==> flow/design.v <==
module dff(out_a, in_a, clk);
	parameter bitwidth = 8;
	input signed[bitwidth - 1:0]in_a;
	input clk;
	output signed[bitwidth - 1:0]out_a;
	reg signed[bitwidth - 1:0]out_a;
	always@(posedge clk)
		out_a <= in_a;
 endmodule
module mul(out, in_c, in_a);
	input signed[7:0] in_a, in_c;
	output signed[13:0] out;
	wire signed[15:0]sum;
	assign sum = in_a * in_c;
	assign out = sum[15:2];
endmodule
module adder(sum, a, b, c, d);
	parameter bitwidth = 14;
	input signed[bitwidth - 1:0]a, b, c, d;
	output signed[bitwidth + 1:0]sum;
	assign sum = a + b + c + d;
endmodule
module total_fir(total_out, x_in, clk);
	input clk;
	input signed[7:0]x_in;
	output signed[15:0]total_out;
	wire signed[7:0]c0 = 8'b0_0010001;
	wire signed[7:0]c1 = 8'b1_1010111;
	wire signed[7:0]c2 = 8'b0_0011000;
	wire signed[7:0]c3 = 8'b1_1000110;
	wire signed[7:0]c4 = 8'b1_0001100;
	wire signed[7:0]c5 = 8'b0_1010110;
	wire signed[7:0]c6 = 8'b1_0011010;
	wire signed[7:0]c7 = 8'b0_0111010;
	wire signed[7:0]c8 = 8'b1_1110000;
	wire signed[7:0]c9 = 8'b0_1111111;
	wire signed[7:0]c10 = 8'b0_0001111;
	wire signed[7:0]c11 = 8'b1_1110111;
	wire signed[7:0]c12 = 8'b1_1101011;
	wire signed[7:0]c13 = 8'b1_0110110;
	wire signed[7:0]c14 = 8'b1_0111100;
	wire signed[7:0]c15 = 8'b1_1010000;
	wire signed[7:0]in_a;
	wire signed[7:0]d1_eigh_out, d2_eigh_out, d3_eigh_out, d4_eigh_out, d5_eigh_out, d6_eigh_out,
					d7_eigh_out, d8_eigh_out, d9_eigh_out, d10_eigh_out, d11_eigh_out, d12_eigh_out,
					d13_eigh_out, d14_eigh_out, d15_eigh_out, d16_eigh_out;
	wire signed[13:0]m1_out, m2_out, m3_out, m4_out, m5_out, m6_out, m7_out, m8_out, m9_out, m10_out,
					m11_out, m12_out, m13_out, m14_out, m15_out, m16_out; 
	wire signed[13:0]d1_fort_out, d2_fort_out, d3_fort_out,  d4_fort_out, d5_fort_out, d6_fort_out,
					d7_fort_out, d8_fort_out, d9_fort_out, d10_fort_out, d11_fort_out, d12_fort_out,
					d13_fort_out, d14_fort_out, d15_fort_out, d16_fort_out;
	wire signed[15:0]a1_out, a2_out, a3_out, a4_out;
	wire signed[15:0]d1_sixt_out, d2_sixt_out, d3_sixt_out, d4_sixt_out;
	wire signed[17:0]total_tmp, a5_out;
	assign in_a = x_in;
	dff #(8) dff_1_eigh( .out_a(d1_eigh_out), .in_a(in_a), .clk(clk) );
	mul mul_1( .out(m1_out), .in_c(c15), .in_a(d1_eigh_out) );
	dff #(14) dff_1_fort( .out_a(d1_fort_out), .in_a(m1_out), .clk(clk) );
	dff #(8) dff_2_eigh( .out_a(d2_eigh_out), .in_a(d1_eigh_out), .clk(clk) );
	mul mul_2( .out(m2_out), .in_c(c14), .in_a(d2_eigh_out) );
	dff #(14) dff_2_fort( .out_a(d2_fort_out), .in_a(m2_out), .clk(clk) );
	dff #(8) dff_3_eigh( .out_a(d3_eigh_out), .in_a(d2_eigh_out), .clk(clk) );
	mul mul_3( .out(m3_out), .in_c(c13), .in_a(d3_eigh_out) );
	dff #(14) dff_3_fort( .out_a(d3_fort_out), .in_a(m3_out), .clk(clk) );
	dff #(8) dff_4_eigh( .out_a(d4_eigh_out), .in_a(d3_eigh_out), .clk(clk) );
	mul mul_4( .out(m4_out), .in_c(c12), .in_a(d4_eigh_out) );
	dff #(14) dff_4_fort( .out_a(d4_fort_out), .in_a(m4_out), .clk(clk) );
	adder #(14) adder_1( .sum(a1_out), .a(d1_fort_out), .b(d2_fort_out), .c(d3_fort_out), .d(d4_fort_out) );
	dff #(16) dff_1_sixt( .out_a(d1_sixt_out), .in_a(a1_out), .clk(clk) );
	dff #(8) dff_5_eigh( .out_a(d5_eigh_out), .in_a(d4_eigh_out), .clk(clk) );
	mul mul_5( .out(m5_out), .in_c(c11), .in_a(d5_eigh_out) );
	dff #(14) dff_5_fort( .out_a(d5_fort_out), .in_a(m5_out), .clk(clk) );
	dff #(8) dff_6_eigh( .out_a(d6_eigh_out), .in_a(d5_eigh_out), .clk(clk) );
	mul mul_6( .out(m6_out), .in_c(c10), .in_a(d6_eigh_out) );
	dff #(14) dff_6_fort( .out_a(d6_fort_out), .in_a(m6_out), .clk(clk) );
	dff #(8) dff_7_eigh( .out_a(d7_eigh_out), .in_a(d6_eigh_out), .clk(clk) );
	mul mul_7( .out(m7_out), .in_c(c9), .in_a(d7_eigh_out) );
	dff #(14) dff_7_fort( .out_a(d7_fort_out), .in_a(m7_out), .clk(clk) );
	dff #(8) dff_8_eigh( .out_a(d8_eigh_out), .in_a(d7_eigh_out), .clk(clk) );
	mul mul_8( .out(m8_out), .in_c(c8), .in_a(d8_eigh_out) );
	dff #(14) dff_8_fort( .out_a(d8_fort_out), .in_a(m8_out), .clk(clk) );
	adder #(14) adder_2( .sum(a2_out), .a(d5_fort_out), .b(d6_fort_out), .c(d7_fort_out), .d(d8_fort_out) );
	dff #(16) dff_2_sixt( .out_a(d2_sixt_out), .in_a(a2_out), .clk(clk) );
	dff #(8) dff_9_eigh( .out_a(d9_eigh_out), .in_a(d8_eigh_out), .clk(clk) );
	mul mul_9( .out(m9_out), .in_c(c7), .in_a(d9_eigh_out) );
	dff #(14) dff_9_fort( .out_a(d9_fort_out), .in_a(m9_out), .clk(clk) );
	dff #(8) dff_10_eigh( .out_a(d10_eigh_out), .in_a(d9_eigh_out), .clk(clk) );
	mul mul_10( .out(m10_out), .in_c(c6), .in_a(d10_eigh_out) );
	dff #(14) dff_10_fort( .out_a(d10_fort_out), .in_a(m10_out), .clk(clk) );
	dff #(8) dff_11_eigh( .out_a(d11_eigh_out), .in_a(d10_eigh_out), .clk(clk) );
	mul mul_11( .out(m11_out), .in_c(c5), .in_a(d11_eigh_out) );
	dff #(14) dff_11_fort( .out_a(d11_fort_out), .in_a(m11_out), .clk(clk) );
	dff #(8) dff_12_eigh( .out_a(d12_eigh_out), .in_a(d11_eigh_out), .clk(clk) );
	mul mul_12( .out(m12_out), .in_c(c4), .in_a(d12_eigh_out) );
	dff #(14) dff_12_fort( .out_a(d12_fort_out), .in_a(m12_out), .clk(clk) );
	adder #(14) adder_3( .sum(a3_out), .a(d9_fort_out), .b(d10_fort_out), .c(d11_fort_out), .d(d12_fort_out) );
	dff #(16) dff_3_sixt( .out_a(d3_sixt_out), .in_a(a3_out), .clk(clk) );
	dff #(8) dff_13_eigh( .out_a(d13_eigh_out), .in_a(d12_eigh_out), .clk(clk) );
	mul mul_13( .out(m13_out), .in_c(c3), .in_a(d13_eigh_out) );
	dff #(14) dff_13_fort( .out_a(d13_fort_out), .in_a(m13_out), .clk(clk) );
	dff #(8) dff_14_eigh( .out_a(d14_eigh_out), .in_a(d13_eigh_out), .clk(clk) );
	mul mul_14( .out(m14_out), .in_c(c2), .in_a(d14_eigh_out) );
	dff #(14) dff_14_fort( .out_a(d14_fort_out), .in_a(m14_out), .clk(clk) );
	dff #(8) dff_15_eigh( .out_a(d15_eigh_out), .in_a(d14_eigh_out), .clk(clk) );
	mul mul_15( .out(m15_out), .in_c(c1), .in_a(d15_eigh_out) );
	dff #(14) dff_15_fort( .out_a(d15_fort_out), .in_a(m15_out), .clk(clk) );
	dff #(8) dff_16_eigh( .out_a(d16_eigh_out), .in_a(d15_eigh_out), .clk(clk) );
	mul mul_16( .out(m16_out), .in_c(c0), .in_a(d16_eigh_out) );
	dff #(14) dff_16_fort( .out_a(d16_fort_out), .in_a(m16_out), .clk(clk) );
	adder #(14) adder_4( .sum(a4_out), .a(d13_fort_out), .b(d14_fort_out), .c(d15_fort_out), .d(d16_fort_out) );
	dff #(16) dff_4_sixt( .out_a(d4_sixt_out), .in_a(a4_out), .clk(clk) );
	adder #(16) adder_5( .sum(a5_out), .a(d1_sixt_out), .b(d2_sixt_out), .c(d3_sixt_out), .d(d4_sixt_out) );
	dff #(18) dff_eighteen( .out_a(total_tmp), .in_a(a5_out), .clk(clk) );
	assign total_out = total_tmp[17:2];
endmodule
# [Step by step through the tools: total_fir]
# Each step is given for the RTL above and for the edited RTL.
# "orig" refers to lines of the RTL above, "edited" to lines of the edited file.
# "delta": "edited" minus "orig" as printed here. "rel_change_pct": 100 x difference / "orig".
# Cell names lack the library's common part.
# A cell with -- has no value.
[setup] design="total_fir" clock="clk" library="sky130hd" corner="tt_025C_1v80"

# [The edit]
# The edit as a unified diff against the file above.
# The edited RTL no longer does the same as the RTL above: the edit was made by script, with no optimisation intended.
# begin of diff
@@ -21,8 +21,10 @@
 	assign sum = a + b + c + d;
 endmodule
-module total_fir(total_out, x_in, clk);
+module total_fir(total_out, x_in_pin, clk);
 	input clk;
-	input signed[7:0]x_in;
+	input signed[7:0]x_in_pin;
 	output signed[15:0]total_out;
+	reg signed [7:0] x_in;
+	always @(posedge clk) x_in <= x_in_pin;
 	wire signed[7:0]c0 = 8'b0_0010001;
 	wire signed[7:0]c1 = 8'b1_1010111;
# end of diff

# [Elaborated design]
# Counts by Yosys on the flattened word-level netlist (proc, flatten, opt, wreduce; memories kept). Register bits leave out memories and registers merged into their read ports (data or address); mux counts leave out enables and synchronous resets folded into registers. Print and check cells are left out. Cells with the same type and inputs are merged into one.
[classes] element="add_sub_neg" orig=16 edited=16 delta=0 rel_change_pct=0.00
[classes] element="n_mul" orig=15 edited=15 delta=0 rel_change_pct=0.00
[op_table] cell="8-bit by 6-bit multiplier with 14-bit output (second input constant)" orig=6 edited=6 delta=0 rel_change_pct=0.00
[op_table] cell="16-bit by 14-bit adder with 16-bit output" orig=5 edited=5 delta=0 rel_change_pct=0.00
[op_table] cell="8-bit by 7-bit multiplier with 15-bit output (second input constant)" orig=4 edited=4 delta=0 rel_change_pct=0.00
[op_table] cell="13-bit by 14-bit adder with 15-bit output" orig=2 edited=2 delta=0 rel_change_pct=0.00
[op_table] cell="16-bit by 12-bit adder with 16-bit output" orig=2 edited=2 delta=0 rel_change_pct=0.00
[op_table] cell="18-bit by 16-bit adder with 18-bit output" orig=2 edited=2 delta=0 rel_change_pct=0.00
[op_table] cell="8-bit by 3-bit multiplier with 11-bit output (second input constant)" orig=2 edited=2 delta=0 rel_change_pct=0.00
[op_table] cell="8-bit by 5-bit multiplier with 13-bit output (second input constant)" orig=2 edited=2 delta=0 rel_change_pct=0.00
[op_table] cell="11-bit by 11-bit adder with 12-bit output" orig=1 edited=1 delta=0 rel_change_pct=0.00
[op_table] cell="14-bit by 14-bit adder with 15-bit output" orig=1 edited=1 delta=0 rel_change_pct=0.00
[op_table] cell="15-bit by 13-bit adder with 16-bit output" orig=1 edited=1 delta=0 rel_change_pct=0.00
[op_table] cell="16-bit by 16-bit adder with 17-bit output" orig=1 edited=1 delta=0 rel_change_pct=0.00
[op_table] cell="8-bit by 8-bit multiplier with 16-bit output (second input constant)" orig=1 edited=1 delta=0 rel_change_pct=0.00
[op_table] cell="8-bit negation with 12-bit output" orig=1 edited=1 delta=0 rel_change_pct=0.00
[bits] element="output_inout_bits" orig=16 edited=16 delta=0 rel_change_pct=0.00
[bits] element="ff_bits" orig=416 edited=424 delta=8 rel_change_pct=1.92
[bits] element="in_bits" orig=9 edited=9 delta=0 rel_change_pct=0.00

# [Logic depth]
# Depth = most cells in a row (Yosys ltp): at word level without a register or memory, in the mapped netlist without a sequential cell, where the memories' decode and read muxes count.
[depth] element="ltp_word" orig=3 edited=3 delta=0 rel_change_pct=0.00
[depth] element="abc_area" orig="0" edited="0"
[depth] element="ltp_mapped" orig=19 edited=19 delta=0 rel_change_pct=0.00
[depth] element="depth_no_buf" orig=18 edited=18 delta=0 rel_change_pct=0.00

# [Mapped cells and area]
# The flow's flattened synthesis, as Yosys stat reports it; memories are mapped. The netlist is that of the ABC_AREA named above (0 if unset); the other value can give another one.
[mapped] element="mapped_area_mm2" orig=0.030717 edited=0.0308771 delta=0.0001601 rel_change_pct=0.52
[mapped] element="sequential_area_mm2" orig=0.0080677 edited=0.0082279 delta=0.0001602 rel_change_pct=1.99
[mapped] element="stdcells" orig=3070 edited=3078 delta=8 rel_change_pct=0.26
[mapped] element="ffs" orig=403 edited=411 delta=8 rel_change_pct=1.99
[mapped] element="n_buf" orig=13 edited=13 delta=0 rel_change_pct=0.00
[by_type] cell="dfxtp_1" orig=403 edited=411 delta=8 rel_change_pct=1.99
[by_type] cell="inv_1" orig=617 edited=617 delta=0 rel_change_pct=0.00
[by_type] cell="ha_1" orig=576 edited=576 delta=0 rel_change_pct=0.00
[by_type] cell="fa_1" orig=279 edited=279 delta=0 rel_change_pct=0.00
[by_type] cell="xnor2_1" orig=177 edited=177 delta=0 rel_change_pct=0.00
[by_type] cell="a21oi_1" orig=146 edited=146 delta=0 rel_change_pct=0.00
[by_type] cell="nor2_1" orig=135 edited=135 delta=0 rel_change_pct=0.00
[by_type] cell="nand2_1" orig=102 edited=102 delta=0 rel_change_pct=0.00
[by_type] cell="o21ai_0" orig=84 edited=84 delta=0 rel_change_pct=0.00
[by_type] cell="xor2_1" orig=67 edited=67 delta=0 rel_change_pct=0.00
[by_type] cell="a21o_1" orig=60 edited=60 delta=0 rel_change_pct=0.00
[by_type] cell="nor3_1" orig=58 edited=58 delta=0 rel_change_pct=0.00
[by_type] cell="nand3_1" orig=29 edited=29 delta=0 rel_change_pct=0.00
[by_type] cell="nor2b_1" orig=28 edited=28 delta=0 rel_change_pct=0.00
[by_type] cell="o211ai_1" orig=26 edited=26 delta=0 rel_change_pct=0.00
[by_type] cell="o21a_1" orig=26 edited=26 delta=0 rel_change_pct=0.00
[by_type] cell="nand2b_1" orig=20 edited=20 delta=0 rel_change_pct=0.00
[by_type] cell="o21bai_1" orig=18 edited=18 delta=0 rel_change_pct=0.00
# The list need not be complete.
# The figures by module come from a second, unflattened synthesis with its own total; it is not the netlist above.
[unflattened] element="cells_unflattened" orig=5926 edited=5934 delta=8 rel_change_pct=0.13
[unflattened] element="area_unflattened_mm2" orig=0.0566105 edited=0.0567707 delta=0.0001602 rel_change_pct=0.28
# Each row is one instance without its submodules.
[by_module_orig] mod="mul" instances=16 cells=281 mod_area_mm2=0.0024861
[by_module_orig] mod="adder (bitwidth=14)" instances=4 cells=193 mod_area_mm2=0.0015853
[by_module_orig] mod="dff (bitwidth=14)" instances=16 cells=14 mod_area_mm2=0.0002803
[by_module_orig] mod="dff (bitwidth=8)" instances=16 cells=8 mod_area_mm2=0.0001602
[by_module_orig] mod="adder (bitwidth=16)" instances=1 cells=222 mod_area_mm2=0.0017955
[by_module_orig] mod="dff (bitwidth=16)" instances=4 cells=16 mod_area_mm2=0.0003203
[by_module_orig] mod="dff (bitwidth=18)" instances=1 cells=18 mod_area_mm2=0.0003603
[by_module_orig] mod="total_fir" instances=1 cells=2 mod_area_mm2=0.0000075
[by_module_edited] mod="mul" instances=16 cells=281 mod_area_mm2=0.0024861
[by_module_edited] mod="adder (bitwidth=14)" instances=4 cells=193 mod_area_mm2=0.0015853
[by_module_edited] mod="dff (bitwidth=14)" instances=16 cells=14 mod_area_mm2=0.0002803
[by_module_edited] mod="dff (bitwidth=8)" instances=16 cells=8 mod_area_mm2=0.0001602
[by_module_edited] mod="adder (bitwidth=16)" instances=1 cells=222 mod_area_mm2=0.0017955
[by_module_edited] mod="dff (bitwidth=16)" instances=4 cells=16 mod_area_mm2=0.0003203
[by_module_edited] mod="dff (bitwidth=18)" instances=1 cells=18 mod_area_mm2=0.0003603
[by_module_edited] mod="total_fir" instances=1 cells=10 mod_area_mm2=0.0001677

# [Path before layout]
# Path of least setup slack by OpenSTA after synthesis, without wires, with an ideal clock, recovery checks aside; 20% of the period is set as input and as output delay. Where synthesis merged equal registers, the netlist keeps one of their names.
[synth_timing] element="path_kind" orig="register to register" edited="register to register"
[synth_timing] element="startpoint" orig="register dff_7_eigh.out_a[7]" edited="register dff_7_eigh.out_a[7]"
[synth_timing] element="endpoint" orig="register dff_7_fort.out_a[11]" edited="register dff_7_fort.out_a[11]"
[synth_timing] element="required_ps" orig=4894 edited=4894 delta=0 rel_change_pct=0.00
[synth_timing] element="tclk_ps" orig=5000 edited=5000 delta=0 rel_change_pct=0.00
[synth_timing] element="t_first_pin_ps" orig=0 edited=0 delta=0
[synth_timing] element="setup_time_ps" orig=106 edited=106 delta=0
[synth_timing] element="path_stages" orig=15 edited=15 delta=0 rel_change_pct=0.00
[synth_timing] element="arrival_time_ps" orig=4423 edited=4423 delta=0 rel_change_pct=0.00
[synth_timing] element="setup_slack_ps" orig=471 edited=471 delta=0
[synth_timing] element="path_delay_ps" orig=4529 edited=4529 delta=0 rel_change_pct=0.00
[synth_timing] element="period_less_setup_slack_ps" orig=4529 edited=4529 delta=0 rel_change_pct=0.00
# "path_delay_ps" = arrival - input delay + setup time.
# "path_stages": output pins that drive a net of the path, with the launching flip-flop's if there is one; two outputs of one cell count as two.
# "period_less_setup_slack_ps" = period - worst setup slack (recovery checks aside). The figure is calculated, with input and output delays left at 20% of the set period.
# The rows between start and end are the longest chain of elaborated cells between them; the timing report does not say that the signal goes this way. Where chains are equally long, one stands for them.
# Each line given opens the expression or statement behind the cell; cells for indexed reads and writes are added by Yosys, which also makes memories of some case tables.
[synth_between_orig] cell_sequence="dfxtp_1 > buf_1 > inv_1 > fa_1 > inv_1 > fa_1 > fa_1 > inv_1 > fa_1 > inv_1 > ha_1 > or3_1 > o21ai_0 > nor2_1 > o311ai_0" elab_chain_cells=1 cells_between=1 lines_between=1
[synth_rtl_orig] element="from (decl)" line_no=5 text="output signed[bitwidth - 1:0]out_a;"
[synth_rtl_orig] element="from (assign)" line_no=8 text="out_a <= in_a;"
[synth_rtl_orig] element="8-bit by 8-bit multiplier with 16-bit output" line_no=14 text="assign sum = in_a * in_c;"
[synth_rtl_orig] element="to (assign)" line_no=8
[synth_rtl_orig] element="to (decl)" line_no=5
[synth_between_edited] cell_sequence="dfxtp_1 > buf_1 > inv_1 > fa_1 > inv_1 > fa_1 > fa_1 > inv_1 > fa_1 > inv_1 > ha_1 > or3_1 > o21ai_0 > nor2_1 > o311ai_0" elab_chain_cells=1 cells_between=1 lines_between=1
[synth_rtl_edited] element="from (decl)" line_no=5 text="output signed[bitwidth - 1:0]out_a;"
[synth_rtl_edited] element="from (assign)" line_no=8 text="out_a <= in_a;"
[synth_rtl_edited] element="8-bit by 8-bit multiplier with 16-bit output" line_no=14 text="assign sum = in_a * in_c;"
[synth_rtl_edited] element="to (assign)" line_no=8
[synth_rtl_edited] element="to (decl)" line_no=5

# [Timing after layout]
# Path of least setup slack in the final report of each run of set A (OpenROAD, finished layout, wires in). Where an end is a register, its clock arrival counts in the times.
# The path's times are printed in steps of 10 ps; the period is the one set.
[layout_timing] element="path_kind" orig="register to register" edited="register to register"
[layout_timing] element="startpoint" orig="register dff_7_eigh.out_a[5]" edited="register dff_2_sixt.out_a[1]"
[layout_timing] element="endpoint" orig="register dff_7_fort.out_a[11]" edited="register dff_eighteen.out_a[14]"
[layout_timing] element="arrival_time_ps" orig=4650 edited=4590 delta=-60 rel_change_pct=-1.29
[layout_timing] element="tclk_ps" orig=4420 edited=4420 delta=0 rel_change_pct=0.00
[layout_timing] element="required_ps" orig=4910 edited=4900 delta=-10 rel_change_pct=-0.20
[layout_timing] element="t_first_pin_ps" orig=590 edited=560 delta=-30 rel_change_pct=-5.08
[layout_timing] element="setup_time_ps" orig=100 edited=100 delta=0
[layout_timing] element="path_stages" orig=14 edited=15 delta=1 rel_change_pct=7.14
[layout_timing] element="setup_slack_ps" orig=260 edited=310 delta=50
# The rows between start and end are the longest chain of elaborated cells between them; the timing report does not say that the signal goes this way. Where chains are equally long, one stands for them.
[layout_between_orig] cell_sequence="dfxtp_1 > inv_1 > fa_1 > inv_1 > fa_1 > fa_1 > inv_1 > fa_1 > inv_1 > ha_1 > or3_1 > o21ai_0 > nor2_1 > o311ai_0" elab_chain_cells=1 cells_between=1 lines_between=1
[layout_rtl_orig] element="from (decl)" line_no=5 text="output signed[bitwidth - 1:0]out_a;"
[layout_rtl_orig] element="from (assign)" line_no=8 text="out_a <= in_a;"
[layout_rtl_orig] element="8-bit by 8-bit multiplier with 16-bit output" line_no=14 text="assign sum = in_a * in_c;"
[layout_rtl_orig] element="to (assign)" line_no=8
[layout_rtl_orig] element="to (decl)" line_no=5
[layout_between_edited] cell_sequence="dfxtp_1 > ha_1 > a211oi_1 > nor2_1 > nor2_1 > buf_4 > fa_1 > ha_1 > nand2_1 > o31ai_1 > a31oi_1 > buf_4 > nor4_1 > a211oi_1 > xnor2_1" elab_chain_cells=3 cells_between=3 lines_between=1
[layout_rtl_edited] element="from (decl)" line_no=5 text="output signed[bitwidth - 1:0]out_a;"
[layout_rtl_edited] element="from (assign)" line_no=8 text="out_a <= in_a;"
[layout_rtl_edited] element="16-bit by 16-bit adder with 17-bit output" line_no=21 text="assign sum = a + b + c + d;"
[layout_rtl_edited] element="18-bit by 16-bit adder with 18-bit output (2 in a row)" line_no=21
[layout_rtl_edited] element="to (assign)" line_no=8
[layout_rtl_edited] element="to (decl)" line_no=5

# [Measured runs]
# Both versions went through the flow (Yosys, OpenROAD) with the same settings in each pair. Constraints: input delay and output delay 20% of the set period each, output load 0.01 pF.
[settings_set_A] period_ns=4.42 CAP_MARGIN=20 CORE_MARGIN=2 CORE_UTILIZATION=40 SLEW_MARGIN=20
[measured_set_A] element="timing.setup.tns_ps" orig=0 edited=0 delta=0
[measured_set_A] element="final_util_frac" orig=0.449 edited=0.448 delta=-0.001
[measured_set_A] element="yosys.chip_area_mm2" orig=0.030717 edited=0.0308771 delta=0.0001601 rel_change_pct=0.52
[measured_set_A] element="final_hold_ws_ps" orig=373 edited=326 delta=-47
[measured_set_A] element="cell_area_final_mm2" orig=0.0341077 edited=0.0341465 delta=0.0000388 rel_change_pct=0.11
[measured_set_A] element="setup_worst_slack_ps" orig=255 edited=313 delta=58
[measured_set_A] element="timing.achieved_period_ps" orig=4165 edited=4107 delta=-58 rel_change_pct=-1.39
[measured_set_A] element="total_die_area_mm2" orig=0.0790256 edited=0.079431 delta=0.0004054 rel_change_pct=0.51
[settings_set_B] CORE_UTILIZATION=36 CTS_CLUSTER_SIZE=95 GPL_ROUTABILITY_DRIVEN=0 PLACE_DENSITY_LB_ADDON=0.01 period_ns=6.14 CAP_MARGIN=20 CORE_MARGIN=2 SLEW_MARGIN=20
[measured_set_B] element="timing.setup.tns_ps" orig=0 edited=0 delta=0
[measured_set_B] element="final_util_frac" orig=0.403 edited=0.403 delta=0.000
[measured_set_B] element="yosys.chip_area_mm2" orig=0.030717 edited=0.0308771 delta=0.0001601 rel_change_pct=0.52
[measured_set_B] element="final_hold_ws_ps" orig=357 edited=324 delta=-33
[measured_set_B] element="cell_area_final_mm2" orig=0.0342166 edited=0.0343542 delta=0.0001376 rel_change_pct=0.40
[measured_set_B] element="setup_worst_slack_ps" orig=1697 edited=1670 delta=-27
[measured_set_B] element="timing.achieved_period_ps" orig=4443 edited=4470 delta=27 rel_change_pct=0.61
[measured_set_B] element="total_die_area_mm2" orig=0.0876782 edited=0.0881288 delta=0.0004506 rel_change_pct=0.51
# "timing.achieved_period_ps" means the clock period less the worst setup slack. The figure is calculated, with input and output delays left at 20% of the set period.
